==> flow/design.v <==
module walker( 
   va_rdy_o, pa_o, pa_vld_o, pa_fault_o, pw_c_va_o, pw_c_vld_o,
   l1_va_o, l1_cancel_o, l1_va_vld_o, ch_va_o, ch_va_vld_o, stall_o,
   clk_i, resetn_i, va_i, va_vld_i, pw_c_pa_i, l1_pa_i, l1_pa_vld_i,
   ch_fault_i, stall_i
   );
   input logic clk_i;   
   input logic resetn_i;
   input logic [31:0] va_i;
   input logic        va_vld_i;
   output logic       va_rdy_o;
   output logic[27:0] pa_o;
   output logic       pa_vld_o;
   output logic       pa_fault_o;
   output logic [31:0] pw_c_va_o;
   output logic        pw_c_vld_o;
   input logic [15:0]  pw_c_pa_i;
   output logic[27:0] l1_va_o;
   output logic       l1_cancel_o;
   output logic       l1_va_vld_o;
   input logic [31:0] l1_pa_i;
   input logic        l1_pa_vld_i;
   output logic[27:0] ch_va_o;
   output logic       ch_va_vld_o;
   input logic        ch_fault_i;
   output logic       stall_o;
   input logic        stall_i;
   logic [31:0] va_reg;
   logic [3:0]  pw00_03_va_vld_reg;
   logic        ld05_va_vld_reg;
   logic        cancel_fault_reg;
   logic [27:0] ld_va_reg;
   logic        va_rdy_reg;
   assign pw_c_va_o = va_reg;
   assign pw_c_vld_o = pw00_03_va_vld_reg[0];
   always_ff@(posedge clk_i)
   begin
      if (!resetn_i)
      begin
	 va_reg <= 32'h0;
	 pw00_03_va_vld_reg <= 4'h0;
	 ld_va_reg <= 28'h0;
      end
      else
      begin
	 if (!stall_o && !stall_i)
	 begin
	    if (va_vld_i && va_rdy_o) 
	    begin
	       va_reg <= va_i;
	    end
	    pw00_03_va_vld_reg[3:0] <= {pw00_03_va_vld_reg[2:0], va_vld_i && va_rdy_o};
	    ld_va_reg <= {pw_c_pa_i, va_reg[11:0]};	    
	 end
      end
   end
   assign va_rdy_o = va_rdy_reg || (pw00_03_va_vld_reg[3] && !stall_o && !stall_i);
   always @(posedge clk_i)
   begin
      if (!resetn_i)		 
	va_rdy_reg <= 1'b1;
      else
	begin	    
	   if (va_vld_i && (va_rdy_reg || va_rdy_o)) 
	     va_rdy_reg <= 1'b0;
	   else if (!va_rdy_reg && va_rdy_o)
	     va_rdy_reg <= 1'b1;
	end
   end
   assign l1_va_o     = ld_va_reg;
   assign l1_va_vld_o = pw00_03_va_vld_reg[2] && !stall_i;
   assign ch_va_o = ld_va_reg;
   assign ch_va_vld_o = pw00_03_va_vld_reg[2] && !stall_i;
   assign l1_cancel_o = ch_fault_i && !cancel_fault_reg && pw00_03_va_vld_reg[3];
   always@(posedge clk_i)
   begin
      if (!resetn_i)
      begin
	 cancel_fault_reg <= 1'b0;	 
	 ld05_va_vld_reg <= 1'b0;
      end
      else
      begin
	 if (!stall_o && !stall_i) 
	 begin	 
	    ld05_va_vld_reg <= pw00_03_va_vld_reg[3];
	 end
	 if (pw00_03_va_vld_reg[3])
	   cancel_fault_reg <= l1_cancel_o;
	 else if (cancel_fault_reg && l1_pa_vld_i && !stall_i)
	   cancel_fault_reg <= 1'b0;
      end
   end
   assign stall_o = !ch_fault_i && !l1_pa_vld_i && pw00_03_va_vld_reg[3]; 
   assign pa_o = {va_reg[31:16],l1_pa_i[11:0]};
   assign pa_vld_o = (l1_pa_vld_i || cancel_fault_reg) && pw00_03_va_vld_reg[3];
   assign pa_fault_o = cancel_fault_reg;
endmodule
module PWU 
( 
   va_rdy_o, pa_o, pa_vld_o, pa_fault_o, pw_c_va_o, pw_c_vld_o,
   l1_va_o, l1_cancel_o, l1_va_vld_o, ch_va_o, ch_va_vld_o,
   clk_i, resetn_i, va_i, va_vld_i, pa_rdy_i, pw_c_pa_i, l1_pa_i,
   l1_pa_vld_i, ch_fault_i
   );
   input logic clk_i;   
   input logic resetn_i;
   input logic [31:0] va_i;
   input logic        va_vld_i;
   output logic       va_rdy_o;
   output logic[27:0] pa_o;
   output logic       pa_vld_o;
   output logic       pa_fault_o;
   input logic        pa_rdy_i;
   output logic [31:0] pw_c_va_o;
   output logic        pw_c_vld_o;
   input logic [15:0]  pw_c_pa_i;
   output logic[27:0] l1_va_o;
   output logic       l1_cancel_o;
   output logic       l1_va_vld_o;
   input logic [31:0] l1_pa_i;
   input logic        l1_pa_vld_i;
   output logic[27:0] ch_va_o;
   output logic       ch_va_vld_o;
   input logic        ch_fault_i;
   logic [1:0]      walk_sel_reg;
   logic [3:0][1:0] walk_sel_pw00_03_reg;
   logic walkers_ready_s;
   logic walkers_stall_s;
   logic [3:0]       va_rdy_s;
   logic [3:0][27:0] pa_s;
   logic [3:0]       pa_vld_s;
   logic [3:0]       pa_fault_s;
   logic [3:0][31:0] pw_c_va_s;
   logic [3:0]       pw_c_vld_s;
   logic [3:0][27:0] l1_va_s;
   logic [3:0]       l1_cancel_s;
   logic [3:0]       l1_va_vld_s;
   logic [3:0][27:0] ch_va_s;
   logic [3:0]       ch_va_vld_s;
   logic [3:0]       stall_s;
   logic [3:0]       va_vld_s;
   always_ff@(posedge clk_i)
   begin
      if (!resetn_i)
      begin
	walk_sel_reg <= 2'h0;
	 for (int i=0; i<4;i++)
	   walk_sel_pw00_03_reg[i] <= 2'h0;
      end
      else
      begin
	 if (walkers_ready_s && va_vld_i && !walkers_stall_s)
	 begin
	    walk_sel_reg <= walk_sel_reg + 1; 
	 end
	 if (!walkers_stall_s)
	 begin
	    walk_sel_pw00_03_reg <= {walk_sel_pw00_03_reg[2:0], walk_sel_reg}; 
	 end
      end      
   end
   assign walkers_ready_s = va_rdy_s != 0;
   assign va_rdy_o = walkers_ready_s;
   always_comb
   begin
      va_vld_s = 4'h1;
      for (int i=0; i<4; i++)
	if (walk_sel_reg == i[1:0])
	begin
	   va_vld_s[i] = 1'b1;
	end
   end
   assign pw_c_vld_o = pw_c_vld_s[walk_sel_pw00_03_reg[0]];
   assign pw_c_va_o  = pw_c_va_s[walk_sel_pw00_03_reg[0]];
   assign l1_va_o     = l1_va_s[walk_sel_pw00_03_reg[2]];
   assign l1_va_vld_o = l1_va_vld_s[walk_sel_pw00_03_reg[2]];
   assign ch_va_o = ch_va_s[walk_sel_pw00_03_reg[2]];
   assign ch_va_vld_o = ch_va_vld_s[walk_sel_pw00_03_reg[2]];
   assign l1_cancel_o = l1_cancel_s[walk_sel_pw00_03_reg[3]];
   assign walkers_stall_s = stall_s != 0 || (pa_vld_o && !pa_rdy_i);
   generate
      for (genvar i=0; i<4; i++)
      begin
	 walker walker_inst( 
			    .va_rdy_o		(va_rdy_s[i]),	  
			    .pa_o		(pa_s[i]),	  
			    .pa_vld_o		(pa_vld_s[i]),	  
			    .pa_fault_o		(pa_fault_s[i]),  
			    .pw_c_va_o		(pw_c_va_s[i]),	  
			    .pw_c_vld_o		(pw_c_vld_s[i]),  
			    .l1_va_o		(l1_va_s[i]),	  
			    .l1_cancel_o	(l1_cancel_s[i]),  
			    .l1_va_vld_o	(l1_va_vld_s[i]),  
			    .ch_va_o		(ch_va_s[i]),	  
			    .ch_va_vld_o	(ch_va_vld_s[i]),  
			    .stall_o		(stall_s[i]),	  
			    .clk_i		(clk_i),
			    .resetn_i		(resetn_i),
			    .va_i		(va_i[31:0]),
			    .va_vld_i		(va_vld_s[i]),	  
			    .pw_c_pa_i		(pw_c_pa_i[15:0]),
			    .l1_pa_i		(l1_pa_i[31:0]),
			    .l1_pa_vld_i	(l1_pa_vld_i),
			    .ch_fault_i		(ch_fault_i),
			    .stall_i		(walkers_stall_s));  
      end
   endgenerate
   always_ff@(posedge clk_i)
   begin
      if (!resetn_i)
      begin
	 pa_o       <= 28'h0;
	 pa_vld_o   <= 1'b0;
	 pa_fault_o <= 1'b0;
      end
      else
      begin
	 if (pa_rdy_i || (!pa_rdy_i && !pa_vld_o))
	 begin
	    pa_o       <= pa_s[walk_sel_pw00_03_reg[3]];
	    pa_vld_o   <= pa_vld_s[walk_sel_pw00_03_reg[3]];
	    pa_fault_o <= pa_fault_s[walk_sel_pw00_03_reg[3]] || l1_pa_i[31:12] != 0; 
	 end
      end
   end
endmodule
# From RTL to reports: PWU
# Module PWU before and after one edit of its RTL, step after step.
# "before" refers to lines of the RTL above, "after" to lines of the edited file.
# "delta" is "after" less "before", of the values as shown; "rel_change_pct" is that difference over "before", in percent.
# Cell names lack the library's common part.
# A cell with -- has no value.
# design
top	PWU
clock	clk_i
library	sky130hd
corner	tt_025C_1v80

# The edit
# Unified diff, file above to edited file.
# This change comes from a script, not from a designer. The edited design behaves differently; no optimisation was intended.
# begin of diff
@@ -99,5 +99,5 @@
 module PWU 
 ( 
-   va_rdy_o, pa_o, pa_vld_o, pa_fault_o, pw_c_va_o, pw_c_vld_o,
+   va_rdy_o, pa_o, pa_vld_o, pa_fault_o, pw_c_va_o_ext, pw_c_vld_o,
    l1_va_o, l1_cancel_o, l1_va_vld_o, ch_va_o, ch_va_vld_o,
    clk_i, resetn_i, va_i, va_vld_i, pa_rdy_i, pw_c_pa_i, l1_pa_i,
@@ -113,5 +113,5 @@
    output logic       pa_fault_o;
    input logic        pa_rdy_i;
-   output logic [31:0] pw_c_va_o;
+   output logic [31:0] pw_c_va_o_ext;
    output logic        pw_c_vld_o;
    input logic [15:0]  pw_c_pa_i;
@@ -124,4 +124,6 @@
    output logic       ch_va_vld_o;
    input logic        ch_fault_i;
+   logic [31:0] pw_c_va_o;
+   always_ff @(posedge clk_i) pw_c_va_o_ext <= pw_c_va_o;
    logic [1:0]      walk_sel_reg;
    logic [3:0][1:0] walk_sel_pw00_03_reg;
# end of diff

# After elaboration
# Yosys after proc, flatten, opt, wreduce and memory -nomap, before mapping. Memory bits, and registers merged into a memory's read port (data or address), are not among the register bits. Print and check cells are not counted. Equal cells are merged and count once.
# classes
element	before	after	delta	rel_change_pct
n_addsub	1	1	0	0.00
mul	2	2	0	0.00
eq_ne	3	3	0	0.00
shift	8	8	0	0.00
n_mux	19	19	0	0.00
reduce_and_logical	102	102	0	0.00
# op_table
op	before	after	delta	rel_change_pct
logical AND 1 bit	55	55	0	0.00
two-way mux 1 bit	19	19	0	0.00
logical NOT 1 bit	17	17	0	0.00
logical OR 1 bit	15	15	0	0.00
nonzero test 2 bit	8	8	0	0.00
indexed select 4 x 2 -> 1 bit	5	5	0	0.00
AND reduction 2 bit	4	4	0	0.00
equality test 2 bit (second input constant)	2	2	0	0.00
multiplier 2 x 3 -> 5 bit (second input constant)	2	2	0	0.00
nonzero test 4 bit	2	2	0	0.00
indexed select 112 x 8 -> 28 bit	2	2	0	0.00
adder 2 x 1 -> 2 bit (second input constant)	1	1	0	0.00
equality test 2 x 1 -> 1 bit (second input constant)	1	1	0	0.00
nonzero test 20 bit	1	1	0	0.00
indexed select 128 x 8 -> 32 bit	1	1	0	0.00
# bits
element	before	after	delta	rel_change_pct
ff_bits	304	336	32	10.53
input_bits	86	86	0	0.00

# Depth
# Longest topological path by Yosys (ltp), each cell counted once; first at word level (registers and memories cut), then after technology mapping (sequential cells cut; the memories' decode and read muxes count).
# depth
element	before	after	delta	rel_change_pct
ltp_word	11	11	0	0.00
ABC_AREA	0	0	--	--
ltp_mapped	9	9	0	0.00
ltp_nobuf	4	4	0	0.00

# After synthesis
# Source: synth_stat.txt of the flow (Yosys; design flattened, memories mapped). It holds for the ABC_AREA given above (unset counts as 0); a run with the other value may have another netlist.
# types
cell_type	before	after	delta	rel_change_pct
dfxtp_1	304	336	32	10.53
buf_4	45	34	-11	-24.44
buf_6	3	14	11	366.67
buf_1	2	4	2	100.00
clkbuf_1	53	52	-1	-1.89
or2_1	1	0	-1	-100.00
or2_0	0	1	1	--
nand2_1	441	441	0	0.00
a21oi_1	169	169	0	0.00
mux2i_1	129	129	0	0.00
mux4_2	80	80	0	0.00
buf_2	30	30	0	0.00
o21ai_0	8	8	0	0.00
nor2_1	7	7	0	0.00
nor4_1	6	6	0	0.00
and2_1	5	5	0	0.00
o21a_1	5	5	0	0.00
a31oi_1	4	4	0	0.00
# Not every row of either side is listed.
# mapped
element	before	after	delta	rel_change_pct
mapped_cells	1319	1352	33	2.50
synth_area_um2	12834.8	13520.5	685.7	5.34
sequential_area_um2	6085.8	6726.5	640.7	10.53
flip_flops	304	336	32	10.53
n_buf	133	134	1	0.75
# By module: a second synthesis without flattening, with its own total; a netlist apart from the flattened one above.
# unflattened
element	before	after	delta	rel_change_pct
cells_unflattened	1685	1717	32	1.90
hier_area_um2	16625.9	17266.6	640.7	3.85
# Each row is one instance without its submodules.
# by_module_before
mod	n_inst	cells	mod_area_um2	seq_area_um2
walker	4	335	3052.9	1321.3
PWU	1	345	4414.2	800.8
# by_module_after
mod	n_inst	cells	mod_area_um2	seq_area_um2
walker	4	335	3052.9	1321.3
PWU	1	377	5054.8	1441.4

# Timing after synthesis
# Path of least setup slack by OpenSTA after synthesis, without wires, with an ideal clock, recovery checks aside; 20% of the period is set as input and as output delay. Where synthesis merged equal registers, the netlist keeps one of their names.
# synth_path
element	before	after	delta	rel_change_pct
path_kind	input to output	input to output	--	--
startpoint	input port l1_pa_vld_i	input port l1_pa_vld_i	--	--
endpoint	output port l1_va_vld_o	output port l1_va_vld_o	--	--
period_ns	4.0	4.0	0.0	0.00
input_delay_ns	0.800	0.800	0.000	0.00
output_delay_ns	0.800	0.800	0.000	0.00
arrival_ns	2.230	2.222	-0.008	-0.36
slack_ns	0.970	0.978	0.008	--
path_delay_ns	1.430	1.422	-0.008	-0.56
stages	9	9	0	0.00
synth_period_reached_ns	3.03	3.022	-0.008	-0.26
# "path_delay_ns" = arrival - input delay + setup time.
# At an output port there is no setup time.
# "stages": output pins that drive a net of the path, with the launching flip-flop's if there is one; two outputs of one cell count as two.
# "synth_period_reached_ns" = period - worst setup slack (recovery checks aside). The figure is calculated, with input and output delays left at 20% of the set period.
# Between the ends stands the longest chain of elaborated cells between them, by number of cells; it is not shown to be the way that was timed. Of several equally long chains one is given.
# A line is the first line of the expression or statement that the cell stems from. Yosys adds cells for indexed reads and writes and turns some case tables into memories.
# synth_via_before
path_cell_list	buf_2 or2_1 buf_2 o21a_1 buf_2 buf_4 buf_2 and2_1 buf_4
elab_chain_len	8
# synth_rtl_before
element	line_no	rtl
start, declared	122	input logic        l1_pa_vld_i;
logical NOT 1 bit	94	assign stall_o = !ch_fault_i && !l1_pa_vld_i && pw00_03_va_vld_reg[3];
logical AND 1 bit x2	94
nonzero test 4 bit	181	assign walkers_stall_s = stall_s != 0 || (pa_vld_o && !pa_rdy_i);
logical OR 1 bit	181
logical NOT 1 bit	71	assign l1_va_vld_o = pw00_03_va_vld_reg[2] && !stall_i;
logical AND 1 bit	71
indexed select 4 x 2 -> 1 bit	177	assign l1_va_vld_o = l1_va_vld_s[walk_sel_pw00_03_reg[2]];
end, declared	120	output logic       l1_va_vld_o;
# synth_via_after
path_cell_list	buf_2 or2_0 buf_2 o21a_1 buf_2 buf_4 buf_2 and2_1 buf_4
elab_chain_len	8
# synth_rtl_after
element	line_no	rtl
start, declared	122	input logic        l1_pa_vld_i;
logical NOT 1 bit	94	assign stall_o = !ch_fault_i && !l1_pa_vld_i && pw00_03_va_vld_reg[3];
logical AND 1 bit x2	94
nonzero test 4 bit	183	assign walkers_stall_s = stall_s != 0 || (pa_vld_o && !pa_rdy_i);
logical OR 1 bit	183
logical NOT 1 bit	71	assign l1_va_vld_o = pw00_03_va_vld_reg[2] && !stall_i;
logical AND 1 bit	71
indexed select 4 x 2 -> 1 bit	179	assign l1_va_vld_o = l1_va_vld_s[walk_sel_pw00_03_reg[2]];
end, declared	120	output logic       l1_va_vld_o;

# Worst path after layout
# From the final timing report of the runs of pair 1: the path of least setup slack in the routed layout; clock arrival at registers is part of the times.
# layout_path
element	before	after	delta	rel_change_pct
path_kind	register to output	register to output	--	--
startpoint	register walk_sel_pw00_03_reg	register walk_sel_pw00_03_reg	--	--
endpoint	output port l1_va_o[19]	output port ch_va_o[11]	--	--
period_ns	3.45	3.45	0.00	0.00
output_delay_ns	0.69	0.69	0.00	0.00
arrival_ns	2.53	2.49	-0.04	-1.58
slack_ns	0.23	0.27	0.04	--
stages	4	4	0	0.00
# An end named without its bit number is one bit of that signal or, where synthesis recoded a state register, one of its new flip-flops.
# Between the ends stands the longest chain of elaborated cells between them, by number of cells; it is not shown to be the way that was timed. Of several equally long chains one is given.
# layout_via_before
path_cell_list	dfxtp_2 buf_4 mux4_2 clkdlybuf4s50_1
elab_chain_len	2
# layout_rtl_before
element	line_no	rtl
start, declared	127	logic [3:0][1:0] walk_sel_pw00_03_reg;
start, assigned	159	walk_sel_pw00_03_reg <= {walk_sel_pw00_03_reg[2:0], walk_sel_reg};
multiplier 2 x 3 -> 5 bit	176	assign l1_va_o     = l1_va_s[walk_sel_pw00_03_reg[2]];
indexed select 112 x 8 -> 28 bit	176
end, declared	118	output logic[27:0] l1_va_o;
# layout_via_after
path_cell_list	dfxtp_2 buf_12 mux4_2 clkdlybuf4s50_1
elab_chain_len	2
# layout_rtl_after
element	line_no	rtl
start, declared	129	logic [3:0][1:0] walk_sel_pw00_03_reg;
start, assigned	161	walk_sel_pw00_03_reg <= {walk_sel_pw00_03_reg[2:0], walk_sel_reg};
multiplier 2 x 3 -> 5 bit	180	assign ch_va_o = ch_va_s[walk_sel_pw00_03_reg[2]];
indexed select 112 x 8 -> 28 bit	180
end, declared	123	output logic[27:0] ch_va_o;

# Measured runs
# Runs of the flow (Yosys, OpenROAD) on both versions; the two runs of a pair have the same settings. The constraints put input and output delay at 20% of the set period each and load the outputs with 0.01 pF.
# flow_settings_pair_1
CORE_UTILIZATION	40
period_ns	3.45
CAP_MARGIN	20
CORE_MARGIN	2
SLEW_MARGIN	20
# measured_pair_1
element	before	after	delta	rel_change_pct
yosys_chip_area_um2	12834.8	13520.5	685.7	5.34
die_um2	33536.6	35287.6	1751.0	5.22
utilization_pct	51.4	50.9	-0.5	--
timing.setup.ws_ns	0.234	0.273	0.039	--
fin_tns_ns	0.000	0.000	0.000	--
achievedPeriod_ns	3.216	3.177	-0.039	-1.21
# flow_settings_pair_2
CELL_PAD_IN_SITES_DETAIL_PLACEMENT	2
CELL_PAD_IN_SITES_GLOBAL_PLACEMENT	2
CORE_MARGIN	2
CORE_UTILIZATION	24
GPL_TIMING_DRIVEN	1
HOLD_SLACK_MARGIN	0.17
MIN_ROUTING_LAYER	met1
PLACE_DENSITY_LB_ADDON	0.29
SETUP_SLACK_MARGIN	0.75
SLEW_MARGIN	30
TNS_END_PERCENT	30
period_ns	3.12
CAP_MARGIN	20
# measured_pair_2
element	before	after	delta	rel_change_pct
yosys_chip_area_um2	12834.8	13520.5	685.7	5.34
die_um2	55344.9	58249.8	2904.9	5.25
utilization_pct	32.3	31.9	-0.4	--
timing.setup.ws_ns	0.537	0.553	0.016	--
fin_tns_ns	0.000	0.000	0.000	--
achievedPeriod_ns	2.583	2.567	-0.016	-0.62
# "achievedPeriod_ns" = clock period - worst setup slack. The figure is calculated, with input and output delays left at 20% of the set period.
